==> flow/design.v <==
`timescale 1ns / 1ps
module ALU(
    input [7:0] A,
    input [7:0] B,
    output [7:0] Y
    );    
    assign Y = A + B;
endmodule
`timescale 1ns / 1ps
module ControlUnit(
    input [1:0] op,
    output reg ALUControl,
    output reg RegWrite,
    output reg MemRead,
    output reg MemWrite,
    output reg Branch
    );
    always @(op) begin
        case (op)
            2'b00: begin  
                ALUControl <= 1;
                RegWrite <= 1;
                MemRead <= 0;
                MemWrite <= 0;
                Branch <= 0;
            end
            2'b01: begin  
                ALUControl <= 0;
                RegWrite <= 1;
                MemRead <= 1;
                MemWrite <= 0;
                Branch <= 0;
            end
            2'b10: begin  
                ALUControl <= 0;
                RegWrite <= 0;
                MemRead <= 0;
                MemWrite <= 1;
                Branch <= 0;
            end
            2'b11: begin  
                ALUControl <= 0;
                RegWrite <= 0;
                MemRead <= 0;
                MemWrite <= 0;
                Branch <= 1;
            end
        endcase
    end
endmodule
`timescale 1ns / 1ps
module DataMemory(
	 input reset, 
    input clk,
    input [7:0] address,
    input [7:0] writeData,
    input MemWrite,
    input MemRead,
    output [7:0] readData
    );
    wire [7:0] memory [31:0];
    wire [4:0] index = address[4:0];
    genvar g;
    generate
        for (g = 0; g < 32; g = g + 1) begin : word
            reg [7:0] q;
            always @(posedge clk or posedge reset) begin
                if (reset)
                    q <= (g < 16) ? g : (8'd0 - (g - 16));
                else if (MemWrite && index == g)
                    q <= writeData;
            end
            assign memory[g] = q;
        end
    endgenerate
    assign readData = (MemRead) ? memory[index] : writeData;
endmodule
`timescale 1ns / 1ps
module Hex_to_7seg(
    input [3:0] hex,
    output reg [6:0] seg
    );
    always @ (hex) begin
        case (hex)
            4'd0: seg = 7'b0111111;  
            4'd1: seg = 7'b0000110;  
            4'd2: seg = 7'b1011011;  
            4'd3: seg = 7'b1001111;  
            4'd4: seg = 7'b1100110;  
            4'd5: seg = 7'b1101101;  
            4'd6: seg = 7'b1111101;  
            4'd7: seg = 7'b0000111;  
            4'd8: seg = 7'b1111111;  
            4'd9: seg = 7'b1101111;  
            4'd10: seg = 7'b1110111;  
            4'd11: seg = 7'b1111100;  
            4'd12: seg = 7'b0111001;  
            4'd13: seg = 7'b1011110;  
            4'd14: seg = 7'b1111001;  
            4'd15: seg = 7'b1110001;  
            default: seg = 7'b0000000;  
        endcase
    end
endmodule
`timescale 1ns / 1ps
module ProgramCounter(
    input clk,
    input reset,
    input [7:0] nextPC,
    output reg [7:0] PC
    );
    always @(posedge clk or posedge reset) begin
        if (reset)
            PC <= 8'b0;
        else
            PC <= nextPC;
    end
endmodule
`timescale 1ns / 1ps
module RegisterFile(
	 input reset,
    input [1:0] rs, rt, rd,
    input [7:0] writeData,
    input RegWrite,
    input clk,
    output [7:0] rsData, rtData
    );
    reg [7:0] registers [3:0];
always @(posedge clk or posedge reset) begin
    if (reset) begin
        registers[0] <= 8'b00000000;
        registers[1] <= 8'b00000000;
        registers[2] <= 8'b00000000;
        registers[3] <= 8'b00000000;
    end else if (RegWrite) begin
        registers[rd] <= writeData;
    end
end
    assign rsData = registers[rs];
    assign rtData = registers[rt];
endmodule
`timescale 1ns / 1ps
module Microprocessor(
    input oscillator,
    input reset,
    input [7:0] instruction,
    output [6:0] seg1,
    output [6:0] seg2,
    output [6:0] seg3,
    output [6:0] seg4,
    output [7:0] PC
);
    wire clk;
    wire [7:0] nextPC;
    wire [1:0] rs, rt, rd, RegisterDestination, operation;
    wire [7:0] rsData, rtData, writeData, ALUResult, MemoryResult, MemoryAddress;
    wire RegWrite, MemRead, MemWrite, Branch;
    assign clk = oscillator;
    assign rs = instruction[5:4];
    assign rt = instruction[3:2];
    assign rd = instruction[1:0];
    assign operation = instruction[7:6];
    ControlUnit cu(
        .op(instruction[7:6]),
        .ALUControl(ALUControl),
        .RegWrite(RegWrite),
        .MemRead(MemRead),
        .MemWrite(MemWrite),
        .Branch(Branch)
    );
	 assign writeData = (operation==2'b00) ? ALUResult 
	 			: (operation == 2'b11) ? {6'b000000, rd}
	 			: MemoryResult;
	 assign RegisterDestination = ALUControl ? rd : rt;
    RegisterFile rf(
        .reset(reset),
        .rs(rs),
        .rt(rt),
        .rd(RegisterDestination),
        .writeData(writeData),
        .RegWrite(RegWrite),
        .clk(clk),
        .rsData(rsData),
        .rtData(rtData)
    );
    ALU alu(
        .A(rsData),
        .B(rtData),
        .Y(ALUResult)
    );
	 assign MemoryAddress = (rd == 2'b00) ? rsData :
									(rd ==2'b01) ? rsData + 8'b00000001:
									(rd ==2'b10) ? rsData - 8'b00000010:
									(rd ==2'b11) ? rsData - 8'b00000001 :
									rsData;
    DataMemory dm(
        .reset(reset),
        .clk(clk),
        .address(MemoryAddress),
        .writeData(rtData),
        .MemWrite(MemWrite),
        .MemRead(MemRead),
        .readData(MemoryResult)
    );
    ProgramCounter pc(
        .clk(clk),
        .reset(reset),
        .nextPC(nextPC),
        .PC(PC)
    );
	 assign nextPC = (rd == 2'b00) ? PC + 1 :
                    (rd == 2'b01) ? (Branch ? PC + 2 : PC + 1) :
                    (rd == 2'b10) ? (Branch ? PC - 1 : PC + 1) :
                    (rd == 2'b11) ? (Branch ? PC : PC + 1) :
                    PC + 1;
    Hex_to_7seg display1(
        .hex(writeData[7:4]),
        .seg(seg1)
    );
    Hex_to_7seg display2(
        .hex(writeData[3:0]),
        .seg(seg2)
    );
	 Hex_to_7seg display3(
        .hex(PC[7:4]),
        .seg(seg3)
    );
    Hex_to_7seg display4(
        .hex(PC[3:0]),
        .seg(seg4)
    );
endmodule
Lab notebook: Microprocessor

From RTL to reports: Microprocessor
Tool output for the design above before and after an edit, in the order of the flow.
Lines under "original" count in the file above, lines under "edited" in the edited file.
"difference": "edited" minus "original" as printed here.
Cell names lack the library's common part.
A cell with - has no value.
Inputs
  top module: Microprocessor
  clock port: oscillator
  library: sky130hd
  timing corner: tt_025C_1v80

Edit of the RTL
The edit as a unified diff against the file above.
This change comes from a script, not from a designer. The edited design behaves differently; no optimisation was intended.
begin of diff
@@ -218,8 +218,5 @@
         .seg(seg1)
     );
-    Hex_to_7seg display2(
-        .hex(writeData[3:0]),
-        .seg(seg2)
-    );
+    assign seg2 = 0;
 	 Hex_to_7seg display3(
         .hex(PC[7:4]),
end of diff

After elaboration
Yosys after proc, flatten, opt, wreduce and memory -nomap, before mapping. Print and check cells are not counted. Equal cells are merged and count once.
Memory sizes are those after Yosys's memory passes, which may raise the word count (mostly to a power of two), join words into wider ones and drop unused or constant bits.
Word-level totals
  elaborated cells: original 166, edited 165, difference -1
  memories: original 4, edited 3, difference -1
  output and inout bits: original 36, edited 36, difference 0
  bits in read-only memories: original 448, edited 336, difference -112
  input port bits: original 10, edited 10, difference 0
  flip-flop bits (word level): original 296, edited 296, difference 0
Memories
  words x width with read and write ports: original 16x7 r1 w0; 16x7 r1 w0; 16x7 r1 w0; 16x7 r1 w0, edited 16x7 r1 w0; 16x7 r1 w0; 16x7 r1 w0
Cells by class
  reductions and logical operators: original 48, edited 48, difference 0
  eq/ne operators: original 47, edited 47, difference 0
  add/subtract/negate cells: original 7, edited 7, difference 0
  multiplexer cells: original 23, edited 23, difference 0
Unchanged operator kinds not shown: 27.

Longest topological paths
Yosys ltp: most cells in a row. Word level: on the elaborated netlist, between registers, memories and ports. Mapped: between sequential cells and ports; inverters and the memories' decode and read muxes count.
Depth
  depth in word-level cells: original 12, edited 12, difference 0
  ABC_AREA: original 0, edited 0
  mapped depth: original 22, edited 20, difference -2
  mapped depth without buffers: original 18, edited 17, difference -1

After synthesis
The flow's flattened synthesis, as Yosys stat reports it; memories are mapped. The netlist is that of the ABC_AREA named above (0 if unset); the other value can give another one.
Mapped netlist
  mapped flip-flops: original 296, edited 296, difference 0
  chip area (Yosys) (sq um): original 16625.9, edited 16153.0, difference -472.9
  buffer cells: original 99, edited 98, difference -1
  standard cells after synthesis: original 1502, edited 1407, difference -95
  sequential part of the area (sq um): original 7562.3, edited 7562.3, difference 0.0
Cells by type
  nand2_1: original 139, edited 87, difference -52
  o21ai_0: original 69, edited 33, difference -36
  nor2_1: original 55, edited 89, difference +34
  nor3_1: original 57, edited 25, difference -32
  mux2_2: original 266, edited 289, difference +23
  a21oi_1: original 46, edited 69, difference +23
  nand4_1: original 19, edited 2, difference -17
  a22oi_1: original 39, edited 24, difference -15
  clkbuf_1: original 65, edited 55, difference -10
  buf_2: original 17, edited 27, difference +10
  ha_1: original 47, edited 40, difference -7
  a22o_1: original 13, edited 6, difference -7
  o21ai_1: original 9, edited 3, difference -6
  a311oi_1: original 1, edited 7, difference +6
  o31ai_1: original 7, edited 2, difference -5
  o22ai_1: original 6, edited 11, difference +5
  o22a_1: original 0, edited 5, difference +5
  mux2i_1: original 36, edited 32, difference -4
Unchanged cell types not shown: 16.
Not every row of either side is listed.
By module: a second synthesis without flattening, with its own total; a netlist apart from the flattened one above.
Second synthesis, totals
  cells (unflattened synthesis): original 1389, edited 1364, difference -25
  area (unflattened synthesis) (sq um): original 16638.5, edited 16412.0, difference -226.5
Each row is one instance without its submodules.
Modules, original
  DataMemory: area 12171.7 sq um, seq. area 6561.3 sq um, times used 1, cells 935
  RegisterFile: area 1594.0 sq um, seq. area 800.8 sq um, times used 1, cells 89
  Microprocessor: area 1176.1 sq um, seq. area 0.0 sq um, times used 1, cells 177
  Hex_to_7seg: area 282.8 sq um, seq. area 0.0 sq um, times used 4, cells 33
  ALU: area 331.6 sq um, seq. area 0.0 sq um, times used 1, cells 42
  ProgramCounter: area 203.9 sq um, seq. area 200.2 sq um, times used 1, cells 9
  ControlUnit: area 30.0 sq um, seq. area 0.0 sq um, times used 1, cells 5
Modules, edited
  DataMemory: area 12171.7 sq um, seq. area 6561.3 sq um, times used 1, cells 935
  RegisterFile: area 1594.0 sq um, seq. area 800.8 sq um, times used 1, cells 89
  Microprocessor: area 1232.4 sq um, seq. area 0.0 sq um, times used 1, cells 185
  Hex_to_7seg: area 282.8 sq um, seq. area 0.0 sq um, times used 3, cells 33
  ALU: area 331.6 sq um, seq. area 0.0 sq um, times used 1, cells 42
  ProgramCounter: area 203.9 sq um, seq. area 200.2 sq um, times used 1, cells 9
  ControlUnit: area 30.0 sq um, seq. area 0.0 sq um, times used 1, cells 5

Timing after synthesis
OpenSTA on the mapped netlist: ideal clock, no wires. The path of least setup slack (recovery checks aside). Input and output delay are each 20% of the period. Register names are those of the netlist, which keeps one name where synthesis merged equal registers.
Timing post-synthesis
  path type: original in2out, edited in2out
  from: original input instruction[5], edited input instruction[4]
  to: original output seg1[6], edited output seg1[6]
  external input delay (ns): original 2.000, edited 2.000, difference 0.000
  time at the first pin (ns): original 2.000, edited 2.000, difference 0.000
  clock period (ns): original 10.0, edited 10.0, difference 0.0
  path delay (ns): original 4.642, edited 4.467, difference -0.175
  driving pins on the path: original 19, edited 17, difference -2
  buffers on the path: original 2, edited 2, difference 0
  output delay (ns): original 2.000, edited 2.000, difference 0.000
  slack (ns): original 1.358, edited 1.533, difference +0.175
  data arrival time (ns): original 6.642, edited 6.467, difference -0.175
  data required time (ns): original 8.000, edited 8.000, difference 0.000
  synthesis period reached (ns): original 8.642, edited 8.467, difference -0.175
"path delay" is the arrival time less input delay plus setup time.
A path that ends at an output port has no setup time.
"driving pins on the path" counts driving pins, that of a launching flip-flop among them; a cell with two outputs on the path counts twice.
"synthesis period reached" = period - worst setup slack (recovery checks aside). The figure is calculated, with input and output delays left at 20% of the set period.
The rows between start and end are the longest chain of elaborated cells between them; the timing report does not say that the signal goes this way. Where chains are equally long, one stands for them.
A line is the first line of the expression or statement that the cell stems from. Yosys adds cells for indexed reads and writes and turns some case tables into memories.
A memory read counts as a cell of the chain, while the word-level depth stops at memories.
Between the ends, post-synthesis, original
  path through: buf_6 mux4_2 inv_1 ha_1 or4b_2 o22ai_1 or4_1 clkbuf_1 nand2_2 mux2_2 nand3_1 o21ai_0 a31o_2 or4_4 a221oi_4 inv_1 ha_1 mux2_2 a22oi_1
  length of the longest elaborated chain: 13
  elaborated cells between the ends (all ways): 50
  those cells by class: 4 x add/sub; 34 x eq/ne; 9 x mux; 2 x reduce/logical; 1 x memory
Ends and longest elaborated chain, post-synthesis, original
  start: declaration: RTL line 146  | input [7:0] instruction,
  == test 2 bit: RTL line 139  | assign rsData = registers[rs];
  case mux 8 bit (select 4 bit): RTL line 139
  subtractor 5 x 1 -> 5 bit: RTL line 194  | (rd ==2'b11) ? rsData - 8'b00000001 :
  two-way mux 5 bit: RTL line 194
  two-way mux 5 bit: RTL line 193  | (rd ==2'b10) ? rsData - 8'b00000010:
  two-way mux 5 bit: RTL line 192  | (rd ==2'b01) ? rsData + 8'b00000001:
  two-way mux 5 bit: RTL line 191  | assign MemoryAddress = (rd == 2'b00) ? rsData :
  == test 5 bit: RTL line 76  | assign readData = (MemRead) ? memory[index] : writeData;
  case mux 8 bit (select 32 bit): RTL line 76
  two-way mux 8 bit: RTL line 76
  two-way mux 8 bit: RTL line 172  | : (operation == 2'b11) ? {6'b000000, rd}
  two-way mux 8 bit: RTL line 171  | assign writeData = (operation==2'b00) ? ALUResult
  memory (16 x 7 bit): RTL line 84  | case (hex)
  end: declaration: RTL line 147  | output [6:0] seg1,
Between the ends, post-synthesis, edited
  path through: clkbuf_1 mux4_2 ha_1 or4b_2 a21oi_1 or3_1 buf_2 nand2_1 nor2_1 a41oi_1 nand3_1 a2111oi_0 a21oi_1 inv_1 ha_1 and3_1 a221oi_1
  length of the longest elaborated chain: 13
  elaborated cells between the ends (all ways): 50
  those cells by class: 4 x add/sub; 34 x eq/ne; 9 x mux; 2 x reduce/logical; 1 x memory
Ends and longest elaborated chain, post-synthesis, edited
  start: declaration: RTL line 146  | input [7:0] instruction,
  == test 2 bit: RTL line 139  | assign rsData = registers[rs];
  case mux 8 bit (select 4 bit): RTL line 139
  subtractor 5 x 1 -> 5 bit: RTL line 194  | (rd ==2'b11) ? rsData - 8'b00000001 :
  two-way mux 5 bit: RTL line 194
  two-way mux 5 bit: RTL line 193  | (rd ==2'b10) ? rsData - 8'b00000010:
  two-way mux 5 bit: RTL line 192  | (rd ==2'b01) ? rsData + 8'b00000001:
  two-way mux 5 bit: RTL line 191  | assign MemoryAddress = (rd == 2'b00) ? rsData :
  == test 5 bit: RTL line 76  | assign readData = (MemRead) ? memory[index] : writeData;
  case mux 8 bit (select 32 bit): RTL line 76
  two-way mux 8 bit: RTL line 76
  two-way mux 8 bit: RTL line 172  | : (operation == 2'b11) ? {6'b000000, rd}
  two-way mux 8 bit: RTL line 171  | assign writeData = (operation==2'b00) ? ALUResult
  memory (16 x 7 bit): RTL line 84  | case (hex)
  end: declaration: RTL line 147  | output [6:0] seg1,

Timing after layout
From the final timing report of each run of pair 1: the path of least setup slack in the routed layout; clock arrival at registers is part of the times.
Timing post-layout
  path type: original in2out, edited in2out
  from: original input instruction[5], edited input instruction[5]
  to: original output seg1[3], edited output seg1[3]
  buffers on the path: original 5, edited 4, difference -1
  clock period (ns): original 10.0, edited 10.0, difference 0.0
  time at the first pin (ns): original 2.00, edited 2.00, difference 0.00
  data required time (ns): original 8.00, edited 8.00, difference 0.00
  slack (ns): original 0.35, edited 0.19, difference -0.16
  output delay (ns): original 2.00, edited 2.00, difference 0.00
  driving pins on the path: original 19, edited 17, difference -2
  external input delay (ns): original 2.00, edited 2.00, difference 0.00
  data arrival time (ns): original 7.65, edited 7.81, difference +0.16
The rows between start and end are the longest chain of elaborated cells between them; the timing report does not say that the signal goes this way. Where chains are equally long, one stands for them.
A memory read counts as a cell of the chain, while the word-level depth stops at memories.
Between the ends, post-layout, original
  path through: dlymetal6s2s_1 mux4_2 buf_4 ha_1 nor3_1 a211o_1 nand3_1 buf_4 nor3_1 a221oi_1 nand4_1 a211o_1 a21oi_2 buf_4 ha_1 a21oi_1 o21ai_0 o21ai_0 clkdlybuf4s50_1
  length of the longest elaborated chain: 13
  elaborated cells between the ends (all ways): 50
  those cells by class: 4 x add/sub; 34 x eq/ne; 9 x mux; 2 x reduce/logical; 1 x memory
Ends and longest elaborated chain, post-layout, original
  start: declaration: RTL line 146  | input [7:0] instruction,
  == test 2 bit: RTL line 139  | assign rsData = registers[rs];
  case mux 8 bit (select 4 bit): RTL line 139
  subtractor 5 x 1 -> 5 bit: RTL line 194  | (rd ==2'b11) ? rsData - 8'b00000001 :
  two-way mux 5 bit: RTL line 194
  two-way mux 5 bit: RTL line 193  | (rd ==2'b10) ? rsData - 8'b00000010:
  two-way mux 5 bit: RTL line 192  | (rd ==2'b01) ? rsData + 8'b00000001:
  two-way mux 5 bit: RTL line 191  | assign MemoryAddress = (rd == 2'b00) ? rsData :
  == test 5 bit: RTL line 76  | assign readData = (MemRead) ? memory[index] : writeData;
  case mux 8 bit (select 32 bit): RTL line 76
  two-way mux 8 bit: RTL line 76
  two-way mux 8 bit: RTL line 172  | : (operation == 2'b11) ? {6'b000000, rd}
  two-way mux 8 bit: RTL line 171  | assign writeData = (operation==2'b00) ? ALUResult
  memory (16 x 7 bit): RTL line 84  | case (hex)
  end: declaration: RTL line 147  | output [6:0] seg1,
Between the ends, post-layout, edited
  path through: clkdlybuf4s50_1 mux4_2 ha_1 or4b_2 a21oi_1 or3_1 buf_4 nor2_2 a31oi_1 o221ai_1 a2111oi_1 a21oi_1 buf_4 ha_1 mux2_2 mux2i_1 clkdlybuf4s50_1
  length of the longest elaborated chain: 13
  elaborated cells between the ends (all ways): 50
  those cells by class: 4 x add/sub; 34 x eq/ne; 9 x mux; 2 x reduce/logical; 1 x memory
Ends and longest elaborated chain, post-layout, edited
  start: declaration: RTL line 146  | input [7:0] instruction,
  == test 2 bit: RTL line 139  | assign rsData = registers[rs];
  case mux 8 bit (select 4 bit): RTL line 139
  subtractor 5 x 1 -> 5 bit: RTL line 194  | (rd ==2'b11) ? rsData - 8'b00000001 :
  two-way mux 5 bit: RTL line 194
  two-way mux 5 bit: RTL line 193  | (rd ==2'b10) ? rsData - 8'b00000010:
  two-way mux 5 bit: RTL line 192  | (rd ==2'b01) ? rsData + 8'b00000001:
  two-way mux 5 bit: RTL line 191  | assign MemoryAddress = (rd == 2'b00) ? rsData :
  == test 5 bit: RTL line 76  | assign readData = (MemRead) ? memory[index] : writeData;
  case mux 8 bit (select 32 bit): RTL line 76
  two-way mux 8 bit: RTL line 76
  two-way mux 8 bit: RTL line 172  | : (operation == 2'b11) ? {6'b000000, rd}
  two-way mux 8 bit: RTL line 171  | assign writeData = (operation==2'b00) ? ALUResult
  memory (16 x 7 bit): RTL line 84  | case (hex)
  end: declaration: RTL line 147  | output [6:0] seg1,

Flow runs
Both versions went through the flow (Yosys, OpenROAD) with the same settings in each pair. Constraints: input delay and output delay 20% of the set period each, output load 0.01 pF.
Flow settings, pair 1
  period_ns: 10.0
  CAP_MARGIN: 20
  CORE_MARGIN: 2
  CORE_UTILIZATION: 40
  SLEW_MARGIN: 20
Final reports, pair 1
  post-synthesis cell area (sq um): original 16625.9, edited 16153.0, difference -472.9
  die area (sq um): original 43212.0, edited 42006.6, difference -1205.4
  post-route worst hold slack (ns): original 0.499, edited 0.504, difference +0.005
  worst setup slack after layout (ns): original 0.354, edited 0.189, difference -0.165
  utilization: original 0.479, edited 0.469, difference -0.010
  period reached (ns): original 9.646, edited 9.811, difference +0.165
  total power of the final layout (mW): original 5.197, edited 6.062, difference +0.865
  sum of negative setup slack (ns): original 0.000, edited 0.000, difference 0.000
  standard-cell area after routing (sq um): original 19600.0, edited 18687.9, difference -912.1
Flow settings, pair 2
  ABC_AREA: 1
  CORE_MARGIN: 4
  CORE_UTILIZATION: 68
  MAX_ROUTING_LAYER: met5
  PLACE_DENSITY: 0.37
  SETUP_SLACK_MARGIN: 1.6
  period_ns: 10.1
  CAP_MARGIN: 20
  SLEW_MARGIN: 20
Final reports, pair 2
  post-synthesis cell area (sq um): original 16229.3, edited 16156.7, difference -72.6
  die area (sq um): original 26403.0, edited 26289.4, difference -113.6
  post-route worst hold slack (ns): original 0.486, edited 0.487, difference +0.001
  worst setup slack after layout (ns): original 1.579, edited 1.570, difference -0.009
  utilization: original 0.813, edited 0.782, difference -0.031
  period reached (ns): original 8.521, edited 8.530, difference +0.009
  total power of the final layout (mW): original 5.137, edited 5.080, difference -0.057
  sum of negative setup slack (ns): original 0.000, edited 0.000, difference 0.000
  standard-cell area after routing (sq um): original 19077.0, edited 18310.1, difference -766.9
"period reached" is the run's clock period less its worst setup slack. It is reckoned from that one timing run; input and output delays stay at 20% of the period that was set.
"total power of the final layout" rests on the timing tool's default activity at the inputs, not on a simulated workload.
